==> flow/design.v <==
module aib_bert_chk #(
parameter [0:0] BERT_BUF_MODE_EN = 1   
)
(
input            clk,                   
input            rstn,                  
input            rx_rst_pulse,          
input            rx_start_pulse,        
input            seed_in_en,            
input      [1:0] rx_sft_nb,             
input      [7:0]   rx_bert_data_in,     
input      [2:0]   rx_ptrn_sel,         
output reg [127:0] rx_bert_data_ff,     
output reg         rbert_running_ff,    
output reg [15:0]  rbert_biterr_cnt_ff  
);
localparam [1:0] NBIT1 = 2'b00;  
localparam [1:0] NBIT2 = 2'b01;  
localparam [1:0] NBIT4 = 2'b10;  
localparam [1:0] NBIT8 = 2'b11;  
localparam [2:0] PRBS7   = 3'b000;  
localparam [2:0] PRBS15  = 3'b001;  
localparam [2:0] PRBS23  = 3'b010;  
localparam [2:0] PRBS31  = 3'b011;  
localparam [2:0] PTRN127 = 3'b100;  
localparam [2:0] PTRN128 = 3'b101;  
integer i;  
reg  [127:0] lfsr_buf_ff;       
reg  [127:0] seed_data_in;      
reg  [127:0] lfsr_buf_next;     
reg  [  7:0] bit_err;           
reg  [  3:0] rxbert_inc_val;    
reg          co2_nc;            
wire [15:0] rbert_biterr_cnt_in;  
wire [15:0] rbert_biterr_nxt;     
wire        co1_cnt;              
wire [7:0] lfsr7_sft1;  
wire [7:0] lfsr7_sft2;  
wire [7:0] lfsr7_sft3;  
wire [7:0] lfsr7_sft4;  
wire [7:0] lfsr7_sft5;  
wire [7:0] lfsr7_sft6;  
wire [7:0] lfsr7_sft7;  
wire [7:0] lfsr7_sft8;  
wire [14:0] lfsr15_sft1;  
wire [14:0] lfsr15_sft2;  
wire [14:0] lfsr15_sft3;  
wire [14:0] lfsr15_sft4;  
wire [14:0] lfsr15_sft5;  
wire [14:0] lfsr15_sft6;  
wire [14:0] lfsr15_sft7;  
wire [14:0] lfsr15_sft8;  
wire [22:0] lfsr23_sft1;  
wire [22:0] lfsr23_sft2;  
wire [22:0] lfsr23_sft3;  
wire [22:0] lfsr23_sft4;  
wire [22:0] lfsr23_sft5;  
wire [22:0] lfsr23_sft6;  
wire [22:0] lfsr23_sft7;  
wire [22:0] lfsr23_sft8;  
wire [30:0] lfsr31_sft1;  
wire [30:0] lfsr31_sft2;  
wire [30:0] lfsr31_sft3;  
wire [30:0] lfsr31_sft4;  
wire [30:0] lfsr31_sft5;  
wire [30:0] lfsr31_sft6;  
wire [30:0] lfsr31_sft7;  
wire [30:0] lfsr31_sft8;  
always @(posedge clk or negedge rstn)
  begin: rbert_running_register
    if(!rstn)  
      begin
        rbert_running_ff <= 1'h0;
      end
    else if(rx_rst_pulse)
      begin
        rbert_running_ff <= 1'h0;
      end
    else if(rx_start_pulse)
      begin
        rbert_running_ff <= 1'b1;
      end
  end  
always @(*)
  begin: seed_data_in_logic
    case(rx_sft_nb[1:0])
      NBIT1:  
        begin
          seed_data_in[127:0] = {rx_bert_data_in[0],
                                 lfsr_buf_ff[127:1]};
        end
      NBIT2:  
        begin
          seed_data_in[127:0] = {rx_bert_data_in[1:0],
                                 lfsr_buf_ff[127:2]};
        end
      NBIT4:  
        begin
          seed_data_in[127:0] = {rx_bert_data_in[3:0],
                                 lfsr_buf_ff[127:4]};
        end
      NBIT8:  
        begin
          seed_data_in[127:0] = {rx_bert_data_in[7:0],
                                 lfsr_buf_ff[127:8]};
        end
    endcase
  end  
assign lfsr7_sft1[7:0] = {(lfsr_buf_ff[121] ^ lfsr_buf_ff[122]),
                           lfsr_buf_ff[127:121]};
assign lfsr7_sft2[7:0] = {(lfsr7_sft1[1] ^ lfsr7_sft1[2]),lfsr7_sft1[7:1]};
assign lfsr7_sft3[7:0] = {(lfsr7_sft2[1] ^ lfsr7_sft2[2]),lfsr7_sft2[7:1]};
assign lfsr7_sft4[7:0] = {(lfsr7_sft3[1] ^ lfsr7_sft3[2]),lfsr7_sft3[7:1]};
assign lfsr7_sft5[7:0] = {(lfsr7_sft4[1] ^ lfsr7_sft4[2]),lfsr7_sft4[7:1]};
assign lfsr7_sft6[7:0] = {(lfsr7_sft5[1] ^ lfsr7_sft5[2]),lfsr7_sft5[7:1]};
assign lfsr7_sft7[7:0] = {(lfsr7_sft6[1] ^ lfsr7_sft6[2]),lfsr7_sft6[7:1]};
assign lfsr7_sft8[7:0] = {(lfsr7_sft7[1] ^ lfsr7_sft7[2]),lfsr7_sft7[7:1]};
assign lfsr15_sft1[14:0] = {(lfsr_buf_ff[113] ^ lfsr_buf_ff[114]),
                             lfsr_buf_ff[127:114]};
assign lfsr15_sft2[14:0] = {(lfsr15_sft1[0] ^ lfsr15_sft1[1]),lfsr15_sft1[14:1]};
assign lfsr15_sft3[14:0] = {(lfsr15_sft2[0] ^ lfsr15_sft2[1]),lfsr15_sft2[14:1]};
assign lfsr15_sft4[14:0] = {(lfsr15_sft3[0] ^ lfsr15_sft3[1]),lfsr15_sft3[14:1]};
assign lfsr15_sft5[14:0] = {(lfsr15_sft4[0] ^ lfsr15_sft4[1]),lfsr15_sft4[14:1]};
assign lfsr15_sft6[14:0] = {(lfsr15_sft5[0] ^ lfsr15_sft5[1]),lfsr15_sft5[14:1]};
assign lfsr15_sft7[14:0] = {(lfsr15_sft6[0] ^ lfsr15_sft6[1]),lfsr15_sft6[14:1]};
assign lfsr15_sft8[14:0] = {(lfsr15_sft7[0] ^ lfsr15_sft7[1]),lfsr15_sft7[14:1]};
assign lfsr23_sft1[22:0] = {(lfsr_buf_ff[105] ^ lfsr_buf_ff[110]),
                             lfsr_buf_ff[127:106]};
assign lfsr23_sft2[22:0] = {(lfsr23_sft1[0] ^ lfsr23_sft1[5]),lfsr23_sft1[22:1]};
assign lfsr23_sft3[22:0] = {(lfsr23_sft2[0] ^ lfsr23_sft2[5]),lfsr23_sft2[22:1]};
assign lfsr23_sft4[22:0] = {(lfsr23_sft3[0] ^ lfsr23_sft3[5]),lfsr23_sft3[22:1]};
assign lfsr23_sft5[22:0] = {(lfsr23_sft4[0] ^ lfsr23_sft4[5]),lfsr23_sft4[22:1]};
assign lfsr23_sft6[22:0] = {(lfsr23_sft5[0] ^ lfsr23_sft5[5]),lfsr23_sft5[22:1]};
assign lfsr23_sft7[22:0] = {(lfsr23_sft6[0] ^ lfsr23_sft6[5]),lfsr23_sft6[22:1]};
assign lfsr23_sft8[22:0] = {(lfsr23_sft7[0] ^ lfsr23_sft7[5]),lfsr23_sft7[22:1]};
assign lfsr31_sft1[30:0] = {(lfsr_buf_ff[97] ^ lfsr_buf_ff[100]),
                             lfsr_buf_ff[127:98]};
assign lfsr31_sft2[30:0] = {(lfsr31_sft1[0] ^ lfsr31_sft1[3]),lfsr31_sft1[30:1]};
assign lfsr31_sft3[30:0] = {(lfsr31_sft2[0] ^ lfsr31_sft2[3]),lfsr31_sft2[30:1]};
assign lfsr31_sft4[30:0] = {(lfsr31_sft3[0] ^ lfsr31_sft3[3]),lfsr31_sft3[30:1]};
assign lfsr31_sft5[30:0] = {(lfsr31_sft4[0] ^ lfsr31_sft4[3]),lfsr31_sft4[30:1]};
assign lfsr31_sft6[30:0] = {(lfsr31_sft5[0] ^ lfsr31_sft5[3]),lfsr31_sft5[30:1]};
assign lfsr31_sft7[30:0] = {(lfsr31_sft6[0] ^ lfsr31_sft6[3]),lfsr31_sft6[30:1]};
assign lfsr31_sft8[30:0] = {(lfsr31_sft7[0] ^ lfsr31_sft7[3]),lfsr31_sft7[30:1]};
always @(*)
  begin: lfsr_buf_next_logic
    lfsr_buf_next[127:0] = lfsr_buf_ff[127:0];
    case(rx_ptrn_sel[2:0])
      PRBS7:  
        begin
          case(rx_sft_nb[1:0])
            NBIT1:  
              begin
                lfsr_buf_next[127:120] = lfsr7_sft1[7:0];
              end
            NBIT2:  
              begin
                lfsr_buf_next[127:120] = lfsr7_sft2[7:0];
              end
            NBIT4:  
              begin
                lfsr_buf_next[127:120] = lfsr7_sft4[7:0];
              end
            NBIT8:  
              begin
                lfsr_buf_next[127:120] = lfsr7_sft8[7:0];
              end
          endcase
        end
      PRBS15:  
        begin
          case(rx_sft_nb[1:0])
            NBIT1:  
              begin
                lfsr_buf_next[127:113] = lfsr15_sft1[14:0];
              end
            NBIT2:  
              begin
                lfsr_buf_next[127:113] = lfsr15_sft2[14:0];
              end
            NBIT4:  
              begin
                lfsr_buf_next[127:113] = lfsr15_sft4[14:0];
              end
            NBIT8:  
              begin
                lfsr_buf_next[127:113] = lfsr15_sft8[14:0];
              end
          endcase
        end
      PRBS23:  
        begin
          case(rx_sft_nb[1:0])
            NBIT1:  
              begin
                lfsr_buf_next[127:105] = lfsr23_sft1[22:0];
              end
            NBIT2:  
              begin
                lfsr_buf_next[127:105] = lfsr23_sft2[22:0];
              end
            NBIT4:  
              begin
                lfsr_buf_next[127:105] = lfsr23_sft4[22:0];
              end
            NBIT8:  
              begin
                lfsr_buf_next[127:105] = lfsr23_sft8[22:0];
              end
          endcase
        end 
      PRBS31:   
        begin
          case(rx_sft_nb[1:0])
            NBIT1:  
              begin
                lfsr_buf_next[127:97] = lfsr31_sft1[30:0];
              end
            NBIT2:  
              begin
                lfsr_buf_next[127:97] = lfsr31_sft2[30:0];
              end
            NBIT4:  
              begin
                lfsr_buf_next[127:97] = lfsr31_sft4[30:0];
              end
            NBIT8:  
              begin
                lfsr_buf_next[127:97] = lfsr31_sft8[30:0];
              end
          endcase
        end
      PTRN127:  
        begin
          case(rx_sft_nb[1:0])
            NBIT1:  
              begin
                lfsr_buf_next[127:1] = { lfsr_buf_ff[1],
                                         lfsr_buf_ff[127:2]  };
              end
            NBIT2:  
              begin
                lfsr_buf_next[127:1] = { lfsr_buf_ff[2:1],
                                         lfsr_buf_ff[127:3] };
              end
            NBIT4:  
              begin
                lfsr_buf_next[127:1] = { lfsr_buf_ff[4:1],
                                         lfsr_buf_ff[127:5] };
              end
            NBIT8:  
              begin
                lfsr_buf_next[127:1] = { lfsr_buf_ff[8:1],
                                         lfsr_buf_ff[127:9] };
              end
          endcase
        end
      PTRN128:  
        begin
          case(rx_sft_nb[1:0])
            NBIT1:  
              begin
                lfsr_buf_next[127:0] = { lfsr_buf_ff[0],
                                         lfsr_buf_ff[127:1]  };
              end
            NBIT2:  
              begin
                lfsr_buf_next[127:0] = { lfsr_buf_ff[1:0],
                                         lfsr_buf_ff[127:2] };
              end
            NBIT4:  
              begin
                lfsr_buf_next[127:0] = { lfsr_buf_ff[3:0],
                                         lfsr_buf_ff[127:4] };
              end
            NBIT8:  
              begin
                lfsr_buf_next[127:0] = { lfsr_buf_ff[7:0],
                                         lfsr_buf_ff[127:8] };
              end
          endcase
        end
      default:  
        begin
          lfsr_buf_next[127:0] = lfsr_buf_ff[127:0];
        end
    endcase
  end  
always @(posedge clk or negedge rstn)
  begin: lfsr_buf_register
    if(!rstn)  
      begin
        lfsr_buf_ff[127:0] <= 128'h0000_0000_0000_0000_0000_0000_0000_0000;
      end
    else if(rx_rst_pulse)
      begin
        lfsr_buf_ff[127:0] <= 128'h0000_0000_0000_0000_0000_0000_0000_0000;
      end
    else if(rbert_running_ff  | rx_start_pulse)
      begin
        lfsr_buf_ff[127:0] <= lfsr_buf_next[127:0] &
                              {31'h7fff_ffff,{97{BERT_BUF_MODE_EN}}};
      end
    else if(seed_in_en)
      begin
        lfsr_buf_ff[127:0] <= seed_data_in[127:0] &
                              {31'h7fff_ffff,{97{BERT_BUF_MODE_EN}}};
      end
  end  
always @(posedge clk or negedge rstn)
  begin: rx_bert_data_register
    if(!rstn)  
      begin
        rx_bert_data_ff[127:0] <= 128'h0000_0000_0000_0000_0000_0000_0000_0000;
      end
    else if(rx_rst_pulse)
      begin
        rx_bert_data_ff[127:0] <= 128'h0000_0000_0000_0000_0000_0000_0000_0000;
      end
    else if(rbert_running_ff  | rx_start_pulse)
      begin
        rx_bert_data_ff[127:0] <= seed_data_in[127:0];
      end
  end  
always @(*)
  begin: bit_err_logic
    bit_err[7:0]     = 8'b00;
    case(rx_sft_nb[1:0])
      NBIT1:  
        begin
          if(rbert_running_ff)
            bit_err[0] = lfsr_buf_ff[127] ^ rx_bert_data_ff[127];
        end
      NBIT2:  
        begin
          if(rbert_running_ff)
            bit_err[1:0] = lfsr_buf_ff[127:126] ^ rx_bert_data_ff[127:126];
        end
      NBIT4:  
        begin
          if(rbert_running_ff)
            bit_err[3:0] = lfsr_buf_ff[127:124] ^ rx_bert_data_ff[127:124];
        end
      NBIT8:  
        begin
          if(rbert_running_ff)
            bit_err[7:0] = lfsr_buf_ff[127:120] ^ rx_bert_data_ff[127:120];
        end
    endcase
  end  
always @(*)
  begin: rxbert_inc_val_logic
    rxbert_inc_val[3:0] = 4'h0;
    for(i=0;i<8;i=i+1)
      begin
        rxbert_inc_val[3:0] = rxbert_inc_val[3:0] + {3'h0,bit_err[i]};
      end
  end  
assign {co1_cnt,rbert_biterr_nxt[15:0]}  = rbert_biterr_cnt_ff[15:0] +
                                          {12'h0,rxbert_inc_val[3:0]};
assign rbert_biterr_cnt_in[15:0] = co1_cnt ? 16'hffff : rbert_biterr_nxt[15:0];
always @(posedge clk or negedge rstn)
  begin: rbert_biterr_cnt_register
    if(!rstn)  
      begin
        rbert_biterr_cnt_ff[15:0] <= {16{1'b0}};
      end
    else if(rx_rst_pulse)
      begin
        rbert_biterr_cnt_ff[15:0] <= {16{1'b0}};
      end
    else if(rbert_running_ff)
      begin
        rbert_biterr_cnt_ff[15:0] <= rbert_biterr_cnt_in[15:0];
      end
  end  
endmodule  
module aib_rx_bert #(
parameter [0:0] BERT_BUF_MODE_EN = 1   
)
(
input         clk,               
input         rstn,              
input [  3:0] rx_rst_pulse,      
input [  3:0] rx_start_pulse,    
input [  3:0] seed_in_en,        
input [  5:0] chk3_lane_sel_ff,  
input [  5:0] chk2_lane_sel_ff,  
input [  5:0] chk1_lane_sel_ff,  
input [  5:0] chk0_lane_sel_ff,  
input [  2:0] chk3_ptrn_sel_ff,  
input [  2:0] chk2_ptrn_sel_ff,  
input [  2:0] chk1_ptrn_sel_ff,  
input [  2:0] chk0_ptrn_sel_ff,  
input [319:0] rx_bert_data_i,    
input         sdr_mode,          
input   [1:0] r_fifo_mode,       
input         m_gen2_mode,       
output reg [ 48:0] rbert_bit_cnt_ff,  
output     [ 15:0] biterr_cnt_chk3,   
output     [ 15:0] biterr_cnt_chk2,   
output     [ 15:0] biterr_cnt_chk1,   
output     [ 15:0] biterr_cnt_chk0,   
output     [127:0] rx_bert3_data,     
output     [127:0] rx_bert2_data,     
output     [127:0] rx_bert1_data,     
output     [127:0] rx_bert0_data,     
output     [  3:0] rbert_running_ff   
);
localparam   FIFO_1X   = 2'b00;        
localparam   FIFO_2X   = 2'b01;        
localparam   FIFO_4X   = 2'b10;        
localparam [1:0] NBIT1 = 2'b00;  
localparam [1:0] NBIT2 = 2'b01;  
localparam [1:0] NBIT4 = 2'b10;  
localparam [1:0] NBIT8 = 2'b11;  
integer i;  
reg [39:0][7:0] rx_bert_lanes;    
reg [ 1:0] rx_sft_nb;             
reg [ 7:0] rx_bert_data_chk0_ff;   
reg [ 7:0] rx_bert_data_chk1_ff;   
reg [ 7:0] rx_bert_data_chk2_ff;   
reg [ 7:0] rx_bert_data_chk3_ff;   
reg [48:0] rbert_bit_cnt_in;
reg        co1_nc;
wire [7:0] rx_bert_data_chk0;    
wire [7:0] rx_bert_data_chk1;    
wire [7:0] rx_bert_data_chk2;    
wire [7:0] rx_bert_data_chk3;    
always @(*)
  begin: rx_sft_nb_logic
    case(r_fifo_mode)
      FIFO_1X:  
        begin
          if(sdr_mode)
            rx_sft_nb[1:0] = 2'b00;  
          else
            rx_sft_nb[1:0] = 2'b01;  
        end
      FIFO_2X:  
        begin
          if(sdr_mode)
            rx_sft_nb[1:0] = 2'b01;  
          else
            rx_sft_nb[1:0] = 2'b10;  
        end
      FIFO_4X:  
        begin
          if(sdr_mode)
            rx_sft_nb[1:0] = 2'b10;  
          else
            rx_sft_nb[1:0] = 2'b11;  
        end
      default:  
        begin
          if(sdr_mode)
            rx_sft_nb[1:0] = 2'b00;  
          else
            rx_sft_nb[1:0] = 2'b01;  
        end
    endcase
  end  
always @(*)
  begin: rx_bert_lanes_logic
    if(m_gen2_mode)  
      begin: rx_bert_lanes_gen2
        for(i=0;i<40;i=i+1)
          begin
            rx_bert_lanes[i] = { rx_bert_data_i[(2*i)+241],
                                 rx_bert_data_i[(2*i)+240],
                                 rx_bert_data_i[(2*i)+161],
                                 rx_bert_data_i[(2*i)+160],
                                 rx_bert_data_i[(2*i)+81],
                                 rx_bert_data_i[(2*i)+80],
                                 rx_bert_data_i[(2*i)+1],
                                 rx_bert_data_i[2*i] };
          end
      end  
    else  
      begin: rx_bert_lanes_gen1
        for(i=0;i<20;i=i+1)
          begin
            if(sdr_mode)  
              begin
                rx_bert_lanes[i] = { rx_bert_data_i[(2*i)+241],  
                                     rx_bert_data_i[(2*i)+240],  
                                     rx_bert_data_i[(2*i)+161],  
                                     rx_bert_data_i[(2*i)+160],  
                                     rx_bert_data_i[(2*i)+81],   
                                     rx_bert_data_i[(2*i)+80],   
                                     rx_bert_data_i[(2*i)+40],
                                     rx_bert_data_i[2*i] };
              end  
            else  
              begin
                rx_bert_lanes[i] = { rx_bert_data_i[(2*i)+241],  
                                     rx_bert_data_i[(2*i)+240],  
                                     rx_bert_data_i[(2*i)+161],  
                                     rx_bert_data_i[(2*i)+160],  
                                     rx_bert_data_i[(2*i)+41],
                                     rx_bert_data_i[(2*i)+40],
                                     rx_bert_data_i[(2*i)+1],
                                     rx_bert_data_i[2*i] };
              end  
          end
        for(i=20;i<40;i=i+1)
          begin
            rx_bert_lanes[i] = { rx_bert_data_i[(2*i)+241],  
                                 rx_bert_data_i[(2*i)+240],  
                                 rx_bert_data_i[(2*i)+161],  
                                 rx_bert_data_i[(2*i)+160],  
                                 rx_bert_data_i[(2*i)+81],   
                                 rx_bert_data_i[(2*i)+80],   
                                 rx_bert_data_i[(2*i)+1],    
                                 rx_bert_data_i[2*i] };      
          end
      end  
  end  
assign rx_bert_data_chk0[7:0] = (chk0_lane_sel_ff[5:0] < 6'd40)      ?
                                 rx_bert_lanes[chk0_lane_sel_ff[5:0] ] :
                                 8'h00;
assign rx_bert_data_chk1[7:0] = (chk1_lane_sel_ff[5:0] < 6'd40)      ?
                                 rx_bert_lanes[chk1_lane_sel_ff[5:0]] :
                                 8'h00;
assign rx_bert_data_chk2[7:0] = (chk2_lane_sel_ff[5:0] < 6'd40)      ?
                                 rx_bert_lanes[chk2_lane_sel_ff[5:0]] :
                                 8'h00;
assign rx_bert_data_chk3[7:0] = (chk3_lane_sel_ff[5:0] < 6'd40)      ?
                                 rx_bert_lanes[chk3_lane_sel_ff[5:0]] :
                                 8'h00;
always @(posedge clk or negedge rstn)
  begin: rx_bert_data_register
    if(!rstn)
      begin
        rx_bert_data_chk0_ff[7:0] <= 8'h0;
        rx_bert_data_chk1_ff[7:0] <= 8'h0;
        rx_bert_data_chk2_ff[7:0] <= 8'h0;
        rx_bert_data_chk3_ff[7:0] <= 8'h0;
      end
    else
      begin
        rx_bert_data_chk0_ff[7:0] <= rx_bert_data_chk0[7:0];
        rx_bert_data_chk1_ff[7:0] <= rx_bert_data_chk1[7:0];
        rx_bert_data_chk2_ff[7:0] <= rx_bert_data_chk2[7:0];
        rx_bert_data_chk3_ff[7:0] <= rx_bert_data_chk3[7:0];
      end
  end  
always @(*)
  begin: rbert_bit_cnt_in_logic
    case(rx_sft_nb[1:0])
      NBIT1:  
        begin
          {co1_nc,rbert_bit_cnt_in[48:0]} = rbert_bit_cnt_ff[48:0] + 49'd1;
        end
      NBIT2:  
        begin
          {co1_nc,rbert_bit_cnt_in[48:0]} = rbert_bit_cnt_ff[48:0] + 49'd2;
        end
      NBIT4:  
        begin
          {co1_nc,rbert_bit_cnt_in[48:0]} = rbert_bit_cnt_ff[48:0] + 49'd4;
        end
      NBIT8:  
        begin
          {co1_nc,rbert_bit_cnt_in[48:0]} = rbert_bit_cnt_ff[48:0] + 49'd8;
        end
    endcase
  end  
always @(posedge clk or negedge rstn)
  begin: rbert_bit_cnt_register
    if(!rstn)  
      begin
        rbert_bit_cnt_ff[48:0] <= {49{1'b0}};
      end
    else if(rx_rst_pulse[3:0] != 4'h0)
      begin
        rbert_bit_cnt_ff[48:0] <= {49{1'b0}};
      end
    else if(rbert_running_ff[3:0] != 4'h0)
      begin
        rbert_bit_cnt_ff[48:0] <= rbert_bit_cnt_in[48:0];
      end
  end  
aib_bert_chk #(.BERT_BUF_MODE_EN (BERT_BUF_MODE_EN))
aib_bert_chk0(
.clk             (clk),            
.rstn            (rstn),           
.rx_rst_pulse    (rx_rst_pulse[0]),   
.rx_start_pulse  (rx_start_pulse[0]), 
.seed_in_en      (seed_in_en[0]),     
.rx_sft_nb       (rx_sft_nb[1:0]), 
.rx_bert_data_in (rx_bert_data_chk0_ff[7:0]),  
.rx_ptrn_sel     (chk0_ptrn_sel_ff[2:0]),      
.rx_bert_data_ff     (rx_bert0_data[127:0]), 
.rbert_running_ff    (rbert_running_ff[0]),     
.rbert_biterr_cnt_ff (biterr_cnt_chk0[15:0])
);
aib_bert_chk #(.BERT_BUF_MODE_EN (BERT_BUF_MODE_EN))
aib_bert_chk1(
.clk             (clk),            
.rstn            (rstn),           
.rx_rst_pulse    (rx_rst_pulse[1]),   
.rx_start_pulse  (rx_start_pulse[1]), 
.seed_in_en      (seed_in_en[1]),     
.rx_sft_nb       (rx_sft_nb[1:0]), 
.rx_bert_data_in (rx_bert_data_chk1_ff[7:0]),  
.rx_ptrn_sel     (chk1_ptrn_sel_ff[2:0]),      
.rx_bert_data_ff     (rx_bert1_data[127:0]), 
.rbert_running_ff    (rbert_running_ff[1]),     
.rbert_biterr_cnt_ff (biterr_cnt_chk1[15:0])
);
aib_bert_chk #(.BERT_BUF_MODE_EN (BERT_BUF_MODE_EN))
aib_bert_chk2(
.clk             (clk),            
.rstn            (rstn),           
.rx_rst_pulse    (rx_rst_pulse[2]),   
.rx_start_pulse  (rx_start_pulse[2]), 
.seed_in_en      (seed_in_en[2]),     
.rx_sft_nb       (rx_sft_nb[1:0]), 
.rx_bert_data_in (rx_bert_data_chk2_ff[7:0]),  
.rx_ptrn_sel     (chk2_ptrn_sel_ff[2:0]),      
.rx_bert_data_ff     (rx_bert2_data[127:0]), 
.rbert_running_ff    (rbert_running_ff[2]),     
.rbert_biterr_cnt_ff (biterr_cnt_chk2[15:0])
);
aib_bert_chk #(.BERT_BUF_MODE_EN (BERT_BUF_MODE_EN))
aib_bert_chk3(
.clk             (clk),            
.rstn            (rstn),           
.rx_rst_pulse    (rx_rst_pulse[3]),   
.rx_start_pulse  (rx_start_pulse[3]), 
.seed_in_en      (seed_in_en[3]),     
.rx_sft_nb       (rx_sft_nb[1:0]), 
.rx_bert_data_in (rx_bert_data_chk3_ff[7:0]),  
.rx_ptrn_sel     (chk3_ptrn_sel_ff[2:0]),      
.rx_bert_data_ff     (rx_bert3_data[127:0]), 
.rbert_running_ff    (rbert_running_ff[3]),     
.rbert_biterr_cnt_ff (biterr_cnt_chk3[15:0])
);
endmodule  
* From RTL to reports: aib_rx_bert
The steps from the RTL of aib_rx_bert to its reports follow in flow order.
Line numbers count from 1 in the design file above.
Operators: Yosys type, input widths -> output width; for muxes data width and select width s.
Library cell names are shortened.
A cell with -- has no value.
- Top module :: aib_rx_bert
- Clock input :: clk
- Cell library :: sky130hd
- Corner :: tt_025C_1v80

* Elaborated design
Yosys after proc, flatten, opt, wreduce and memory -nomap, before mapping. Memory bits, and registers merged into a memory's read port (data or address), are not among the register bits. Print and check cells are not counted.
- Order comparisons :: 4
- Multiplexer cells :: 175
- Eq/ne operators :: 49
- Bitwise logic cells :: 148
- Shift operators :: 4
- Reduce/logical cells :: 50
- Add/subtract/negate cells :: 36
** Operators with widths (number)
- $pmux 128 s4 :: 8
- $mux 128 :: 20
- $pmux 127 s4 :: 4
- $shiftx 320x10->8 :: 4
- $pmux 96 s2 :: 4
- $pmux 31 s4 :: 4
- $pmux 23 s4 :: 4
- $pmux 8 s4 :: 8
- $pmux 15 s4 :: 4
- $pmux 49 s4 :: 1
- $mux 16 :: 12
- $pmux 8 s6 :: 4
- $mux 4 :: 44
- $pmux 7 s5 :: 4
- $xor 1x1->1 :: 132
- $mux 49 :: 2
- $add 4x1->4 :: 24
- $pmux 8 s3 :: 4
- $add 16x4->17 :: 4
- $mux 8 :: 8
- $add 49x1->49 const B :: 1
- $add 49x2->49 const B :: 1
- $add 49x3->49 const B :: 1
- $add 49x4->49 const B :: 1
- $reduce_and 2->1 :: 24
- $ne 8x8->1 const B :: 4
- $xor 8x8->8 :: 4
- $pmux 4 s2 :: 4
Not listed: further kinds 27, cells in them 127.
- Output and inout port bits :: 629
- Cells after elaboration :: 507
- Bits of input ports :: 374
- Register bits :: 1173

* Depth
Depth = most cells in a row (Yosys ltp): at word level without a register or memory, in the mapped netlist without a sequential cell, where the memories' decode and read muxes count.
- Depth after elaboration :: 15
- ABC_AREA :: 0
- Gate-level depth with buffers :: 30
- Depth with buffers taken out :: 25

* Synthesis result
The flow's flattened synthesis, as Yosys stat reports it; memories are mapped. The netlist is that of the ABC_AREA named above (0 if unset); the other value can give another one.
The area totals of this step are shown rounded.
- Synthesis area :: 78200 um2
- Buffer cells :: 803
- Standard cells after synthesis :: 7503
- Mapped flip-flops :: 1173
- Sequential part of the area :: 29350 um2
** Cell types
- dfrtp_1 :: number 1173, total area 2.94E+04 um2
- mux2_2 :: number 794, total area 8.94E+03 um2
- mux4_2 :: number 375, total area 8445.6 um2
- mux2i_1 :: number 533, total area 5.34E+03 um2
- a211oi_1 :: number 456, total area 3.42E+03 um2
- o22ai_1 :: number 487, total area 3.05E+03 um2
- nand2_1 :: number 776, total area 2.91E+03 um2
- clkbuf_1 :: number 507, total area 1.9E+03 um2
- nor2_1 :: number 343, total area 1.29E+03 um2
- o21ai_0 :: number 229, total area 1.15E+03 um2
- a21oi_1 :: number 212, total area 1.06E+03 um2
- xnor2_1 :: number 107, total area 937.149 um2
- buf_2 :: number 176, total area 880.845 um2
- xor2_1 :: number 88, total area 770.739 um2
- nor3_1 :: number 105, total area 525.504 um2
- nand3_1 :: number 95, total area 475.456 um2
- a31oi_1 :: number 73, total area 456.688 um2
- ha_1 :: number 34, total area 425.408 um2
Other cell types: 79; their cells: 940.
The figures by module come from a second, unflattened synthesis with its own total; it is not the netlist above.
- Cell total of the unflattened synthesis :: 8012
- Area (unflattened synthesis) :: 79950 um2
Rows give one instance, submodules left out.
** By module
- aib_bert_chk #(BERT_BUF_MODE_EN=1) :: cells 1619, area 15790 um2, instances 4, sequential area 6832 um2
- aib_rx_bert :: cells 1536, area 16770 um2, instances 1, sequential area 2027 um2

* Worst setup path after synthesis
OpenSTA on the mapped netlist: ideal clock, no wires. The path of least setup slack (recovery checks aside). Input and output delay are each 20% of the period. Register names are those of the netlist, which keeps one name where synthesis merged equal registers.
- Kind :: input to register
- Start :: input port r_fifo_mode[0]
- End :: register aib_bert_chk2.rbert_biterr_cnt_ff[9]
- Driving pins on the path :: 29
- Required time :: 7406 ps
- Path delay :: 6189 ps
- Launch time at the first pin :: 1500 ps
- Clock period :: 7500 ps
- Path buffers :: 6
- Setup time :: 94 ps
- Path slack :: -189 ps
- Data arrival time :: 7595 ps
- Input delay :: 1500 ps
- Period reached after synthesis :: 7689 ps
"path delay" = arrival - input delay + setup time.
"driving pins on the path": output pins that drive a net of the path, with the launching flip-flop's if there is one; two outputs of one cell count as two.
"period reached after synthesis" = period - worst setup slack (recovery checks aside). The figure is calculated, with input and output delays left at 20% of the set period.
Between the ends stands the longest chain of elaborated cells between them, by number of cells; it is not shown to be the way that was timed. Of several equally long chains one is given.
Each line given opens the expression or statement behind the cell; cells for indexed reads and writes are added by Yosys, which also makes memories of some case tables.
A register here has more assigning lines than the two given.
- Path through :: inv_1 > ha_1 > buf_2 > inv_1 > o21a_1 > buf_2 > buf_2 > clkbuf_1 > buf_2 > a21oi_1 > a221oi_1 > nor2_1 > ha_1 > inv_1 > fa_1 > inv_1 > fa_1 > fa_1 > inv_1 > fa_1 > fa_1 > inv_1 > a21oi_1 > o21bai_1 > or3b_2 > clkbuf_1 > o31ai_1 > a21oi_1 > a211oi_1
- Length of the longest elaborated chain :: 15
- Elaborated cells on any way between the ends :: 24
- Classes of those cells :: add/sub: 8; eq/ne: 5; mux: 8; reduce/logical: 3
** Ends and longest elaborated chain, after synthesis
- start, declared :: RTL line 397 : input   [1:0] r_fifo_mode,
- $eq 2x2->1 :: RTL line 432 : case(r_fifo_mode)
- $pmux 2 s2 :: RTL line 432
- $eq 2x2->1 :: RTL line 328 : case(rx_sft_nb[1:0])
- $pmux 1 s4 :: RTL line 328
- $add 1x1->2 :: RTL line 356 : rxbert_inc_val[3:0] = rxbert_inc_val[3:0] + {3'h0,bit_err[i]};
- $add 4x1->4 (6 in a row) :: RTL line 356
- $add 16x4->17 :: RTL line 359 : assign {co1_cnt,rbert_biterr_nxt[15:0]}  = rbert_biterr_cnt_ff[15:0] +
- $mux 16 :: RTL line 361 : assign rbert_biterr_cnt_in[15:0] = co1_cnt ? 16'hffff : rbert_biterr_nxt[15:0];
- $mux 16 :: RTL line 372 : else if(rbert_running_ff)
- $mux 16 :: RTL line 368 : else if(rx_rst_pulse)
- end, assigned :: RTL line 366 : rbert_biterr_cnt_ff[15:0] <= {16{1'b0}};
- end, assigned :: RTL line 374 : rbert_biterr_cnt_ff[15:0] <= rbert_biterr_cnt_in[15:0];
- end, declared :: RTL line 15 : output reg [15:0]  rbert_biterr_cnt_ff

* Timing after layout
Path of least setup slack in the final report of stored run 1 (OpenROAD, finished layout, wires in). Where an end is a register, its clock arrival counts in the times.
The report prints the path's times to 10 ps; the period is as set.
- Kind :: input to register
- Start :: input port r_fifo_mode[0]
- End :: register aib_bert_chk3.rbert_biterr_cnt_ff[9]
- Data arrival time :: 9400 ps
- Launch time at the first pin :: 2420 ps
- Clock period :: 12100 ps
- Path buffers :: 2
- Input delay :: 2420 ps
- Required time :: 12840 ps
- Driving pins on the path :: 25
- Setup time :: 90 ps
- Path slack :: 3440 ps
Between the ends stands the longest chain of elaborated cells between them, by number of cells; it is not shown to be the way that was timed. Of several equally long chains one is given.
A register here has more assigning lines than the two given.
- Path through :: clkdlybuf4s50_1 > inv_1 > ha_2 > nor3b_1 > o21ai_4 > buf_4 > o22ai_1 > a21oi_1 > nor3_1 > ha_1 > inv_1 > fa_1 > inv_1 > fa_1 > fa_1 > inv_1 > fa_1 > fa_1 > nor2b_1 > o21ai_0 > a21boi_0 > nand3_2 > a21bo_2 > a21oi_1 > nor3_1
- Length of the longest elaborated chain :: 15
- Elaborated cells on any way between the ends :: 24
- Classes of those cells :: add/sub: 8; eq/ne: 5; mux: 8; reduce/logical: 3
** Ends and longest elaborated chain, after layout
- start, declared :: RTL line 397 : input   [1:0] r_fifo_mode,
- $eq 2x2->1 :: RTL line 432 : case(r_fifo_mode)
- $pmux 2 s2 :: RTL line 432
- $eq 2x2->1 :: RTL line 328 : case(rx_sft_nb[1:0])
- $pmux 1 s4 :: RTL line 328
- $add 1x1->2 :: RTL line 356 : rxbert_inc_val[3:0] = rxbert_inc_val[3:0] + {3'h0,bit_err[i]};
- $add 4x1->4 (6 in a row) :: RTL line 356
- $add 16x4->17 :: RTL line 359 : assign {co1_cnt,rbert_biterr_nxt[15:0]}  = rbert_biterr_cnt_ff[15:0] +
- $mux 16 :: RTL line 361 : assign rbert_biterr_cnt_in[15:0] = co1_cnt ? 16'hffff : rbert_biterr_nxt[15:0];
- $mux 16 :: RTL line 372 : else if(rbert_running_ff)
- $mux 16 :: RTL line 368 : else if(rx_rst_pulse)
- end, assigned :: RTL line 366 : rbert_biterr_cnt_ff[15:0] <= {16{1'b0}};
- end, assigned :: RTL line 374 : rbert_biterr_cnt_ff[15:0] <= rbert_biterr_cnt_in[15:0];
- end, declared :: RTL line 15 : output reg [15:0]  rbert_biterr_cnt_ff

Subject: aib_rx_bert on sky130hd, stored results

Hello all,

5 stored runs of aib_rx_bert in the flow (synthesis by Yosys, layout by OpenROAD, sky130hd cells), in arbitrary order. Constraints: input delay and output delay 20% of the set period each, output load 0.01 pF.
"clock period reached" means the clock period less the worst setup slack. The figure is calculated, with input and output delays left at 20% of the set period.
"critical setup path time": the worst setup path's part of the clock period (all of it between registers, 20% less for each end at a port) less its slack. A launch clock that arrives late makes it longer, a capture clock that arrives late makes it shorter.
"power consumption" rests on the timing tool's default activity at the inputs, not on a simulated workload.
"critical setup path time" is known to 10 ps.
Results are given in rounded form.

* Stored run 1
** Files
==> flow/run.sh <==
#!/bin/bash
# the make line also repeats the synthesis and layout settings of config.mk as NAME=value (left out here)
make -C /OpenROAD-flow-scripts/flow DESIGN_CONFIG=/design/flow/config.mk WORK_HOME=/design/flow/orfs CLKGATE_MAP_FILE= finish
==> flow/config.mk <==
export PLATFORM = sky130hd
export DESIGN_NAME = aib_rx_bert
export DESIGN_NICKNAME = aib_rx_bert
export VERILOG_FILES = /design/flow/design.v
export SDC_FILE = /design/flow/constraint.sdc
export NUM_CORES = 4
export LEC_CHECK = 0
export ABC_AREA = 0
export CAP_MARGIN = 20
export CORE_ASPECT_RATIO = 0.91
export CORE_MARGIN = 10
export CORE_UTILIZATION = 34
export GPL_ROUTABILITY_DRIVEN = 1
export GPL_TIMING_DRIVEN = 1
export MAX_ROUTING_LAYER = met5
export PLACE_DENSITY_LB_ADDON = 0.2
export SETUP_SLACK_MARGIN = 3.04
export SLEW_MARGIN = 20
export TNS_END_PERCENT = 40
==> flow/constraint.sdc <==
create_clock -name core_clock -period 12.1 [get_ports {clk}]
set_input_delay 2.4200 -clock core_clock [delete_from_list [all_inputs] [get_ports {clk}]]
set_output_delay 2.4200 -clock core_clock [all_outputs]
set_load 0.01 [all_outputs]
** Results
- Worst setup slack after layout :: 3437 ps
- Area of the synthesized netlist :: 78200 um2
- Clock period reached :: 8663 ps
- Power consumption :: 0.01384 W
- Utilization in the final report :: 41.7%
- Critical setup path time :: 6240 ps
- Worst setup path type :: input to register
- Standard-cell area after layout :: 95140 um2
- Die size :: 249600 um2
- Setup total negative slack :: 0 ps

* Stored run 2
** Files
==> flow/run.sh <==
#!/bin/bash
# the make line also repeats the synthesis and layout settings of config.mk as NAME=value (left out here)
make -C /OpenROAD-flow-scripts/flow DESIGN_CONFIG=/design/flow/config.mk WORK_HOME=/design/flow/orfs CLKGATE_MAP_FILE= finish
==> flow/config.mk <==
export PLATFORM = sky130hd
export DESIGN_NAME = aib_rx_bert
export DESIGN_NICKNAME = aib_rx_bert
export VERILOG_FILES = /design/flow/design.v
export SDC_FILE = /design/flow/constraint.sdc
export NUM_CORES = 4
export LEC_CHECK = 0
export CAP_MARGIN = 20
export CORE_MARGIN = 2
export CORE_UTILIZATION = 27
export CTS_CLUSTER_DIAMETER = 122
export GPL_ROUTABILITY_DRIVEN = 1
export MIN_ROUTING_LAYER = met2
export SLEW_MARGIN = 20
==> flow/constraint.sdc <==
create_clock -name core_clock -period 8.33 [get_ports {clk}]
set_input_delay 1.6660 -clock core_clock [delete_from_list [all_inputs] [get_ports {clk}]]
set_output_delay 1.6660 -clock core_clock [all_outputs]
set_load 0.01 [all_outputs]
** Results
- Worst setup slack after layout :: 579 ps
- Area of the synthesized netlist :: 78200 um2
- Clock period reached :: 7751 ps
- Power consumption :: 0.02122 W
- Utilization in the final report :: 33.7%
- Critical setup path time :: 6080 ps
- Worst setup path type :: input to register
- Standard-cell area after layout :: 96960 um2
- Die size :: 293900 um2
- Setup total negative slack :: 0 ps

* Stored run 3
** Files
==> flow/run.sh <==
#!/bin/bash
# the make line also repeats the synthesis and layout settings of config.mk as NAME=value (left out here)
make -C /OpenROAD-flow-scripts/flow DESIGN_CONFIG=/design/flow/config.mk WORK_HOME=/design/flow/orfs CLKGATE_MAP_FILE= finish
==> flow/config.mk <==
export PLATFORM = sky130hd
export DESIGN_NAME = aib_rx_bert
export DESIGN_NICKNAME = aib_rx_bert
export VERILOG_FILES = /design/flow/design.v
export SDC_FILE = /design/flow/constraint.sdc
export NUM_CORES = 4
export LEC_CHECK = 0
export ABC_AREA = 1
export CAP_MARGIN = 25
export CELL_PAD_IN_SITES_DETAIL_PLACEMENT = 0
export CELL_PAD_IN_SITES_GLOBAL_PLACEMENT = 3
export CORE_MARGIN = 4
export CORE_UTILIZATION = 38
export CTS_CLUSTER_SIZE = 50
export GPL_ROUTABILITY_DRIVEN = 0
export GPL_TIMING_DRIVEN = 0
export HOLD_SLACK_MARGIN = 0.28
export MAX_ROUTING_LAYER = met4
export MIN_ROUTING_LAYER = met1
export PLACE_DENSITY_LB_ADDON = 0.22
export SLEW_MARGIN = 40
export TNS_END_PERCENT = 55
==> flow/constraint.sdc <==
create_clock -name core_clock -period 10.8 [get_ports {clk}]
set_input_delay 2.1600 -clock core_clock [delete_from_list [all_inputs] [get_ports {clk}]]
set_output_delay 2.1600 -clock core_clock [all_outputs]
set_load 0.01 [all_outputs]
** Results
No results, placement failed with FLW-0024.

* Stored run 4
** Files
==> flow/run.sh <==
#!/bin/bash
# the make line also repeats the synthesis and layout settings of config.mk as NAME=value (left out here)
make -C /OpenROAD-flow-scripts/flow DESIGN_CONFIG=/design/flow/config.mk WORK_HOME=/design/flow/orfs CLKGATE_MAP_FILE= finish
==> flow/config.mk <==
export PLATFORM = sky130hd
export DESIGN_NAME = aib_rx_bert
export DESIGN_NICKNAME = aib_rx_bert
export VERILOG_FILES = /design/flow/design.v
export SDC_FILE = /design/flow/constraint.sdc
export NUM_CORES = 4
export LEC_CHECK = 0
export ABC_AREA = 0
export CAP_MARGIN = 25
export CELL_PAD_IN_SITES_DETAIL_PLACEMENT = 0
export CELL_PAD_IN_SITES_GLOBAL_PLACEMENT = 3
export CORE_MARGIN = 4
export CORE_UTILIZATION = 38
export CTS_CLUSTER_SIZE = 50
export GPL_ROUTABILITY_DRIVEN = 0
export GPL_TIMING_DRIVEN = 1
export HOLD_SLACK_MARGIN = 0.28
export MAX_ROUTING_LAYER = met4
export MIN_ROUTING_LAYER = met1
export PLACE_DENSITY_LB_ADDON = 0.22
export SETUP_SLACK_MARGIN = 0.05
export SLEW_MARGIN = 40
export TNS_END_PERCENT = 55
==> flow/constraint.sdc <==
create_clock -name core_clock -period 10.8 [get_ports {clk}]
set_input_delay 2.1600 -clock core_clock [delete_from_list [all_inputs] [get_ports {clk}]]
set_output_delay 2.1600 -clock core_clock [all_outputs]
set_load 0.01 [all_outputs]
** Results
- Worst setup slack after layout :: 2374 ps
- Area of the synthesized netlist :: 78200 um2
- Clock period reached :: 8426 ps
- Power consumption :: 0.0156 W
- Utilization in the final report :: 46.6%
- Critical setup path time :: 6270 ps
- Worst setup path type :: input to register
- Standard-cell area after layout :: 95270 um2
- Die size :: 213100 um2
- Setup total negative slack :: 0 ps

* Stored run 5
** Files
==> flow/run.sh <==
#!/bin/bash
# the make line also repeats the synthesis and layout settings of config.mk as NAME=value (left out here)
make -C /OpenROAD-flow-scripts/flow DESIGN_CONFIG=/design/flow/config.mk WORK_HOME=/design/flow/orfs CLKGATE_MAP_FILE= finish
==> flow/config.mk <==
export PLATFORM = sky130hd
export DESIGN_NAME = aib_rx_bert
export DESIGN_NICKNAME = aib_rx_bert
export VERILOG_FILES = /design/flow/design.v
export SDC_FILE = /design/flow/constraint.sdc
export NUM_CORES = 4
export LEC_CHECK = 0
export CAP_MARGIN = 20
export CORE_MARGIN = 2
export CORE_UTILIZATION = 40
export GPL_TIMING_DRIVEN = 0
export SLEW_MARGIN = 20
export TNS_END_PERCENT = 25
==> flow/constraint.sdc <==
create_clock -name core_clock -period 4.85 [get_ports {clk}]
set_input_delay 0.9700 -clock core_clock [delete_from_list [all_inputs] [get_ports {clk}]]
set_output_delay 0.9700 -clock core_clock [all_outputs]
set_load 0.01 [all_outputs]
** Results
- Worst setup slack after layout :: -995 ps
- Area of the synthesized netlist :: 78200 um2
- Clock period reached :: 5845 ps
- Power consumption :: 0.03567 W
- Utilization in the final report :: 50.9%
- Critical setup path time :: 4880 ps
- Worst setup path type :: input to register
- Standard-cell area after layout :: 98980 um2
- Die size :: 199100 um2
- Setup total negative slack :: -46620 ps

Thanks
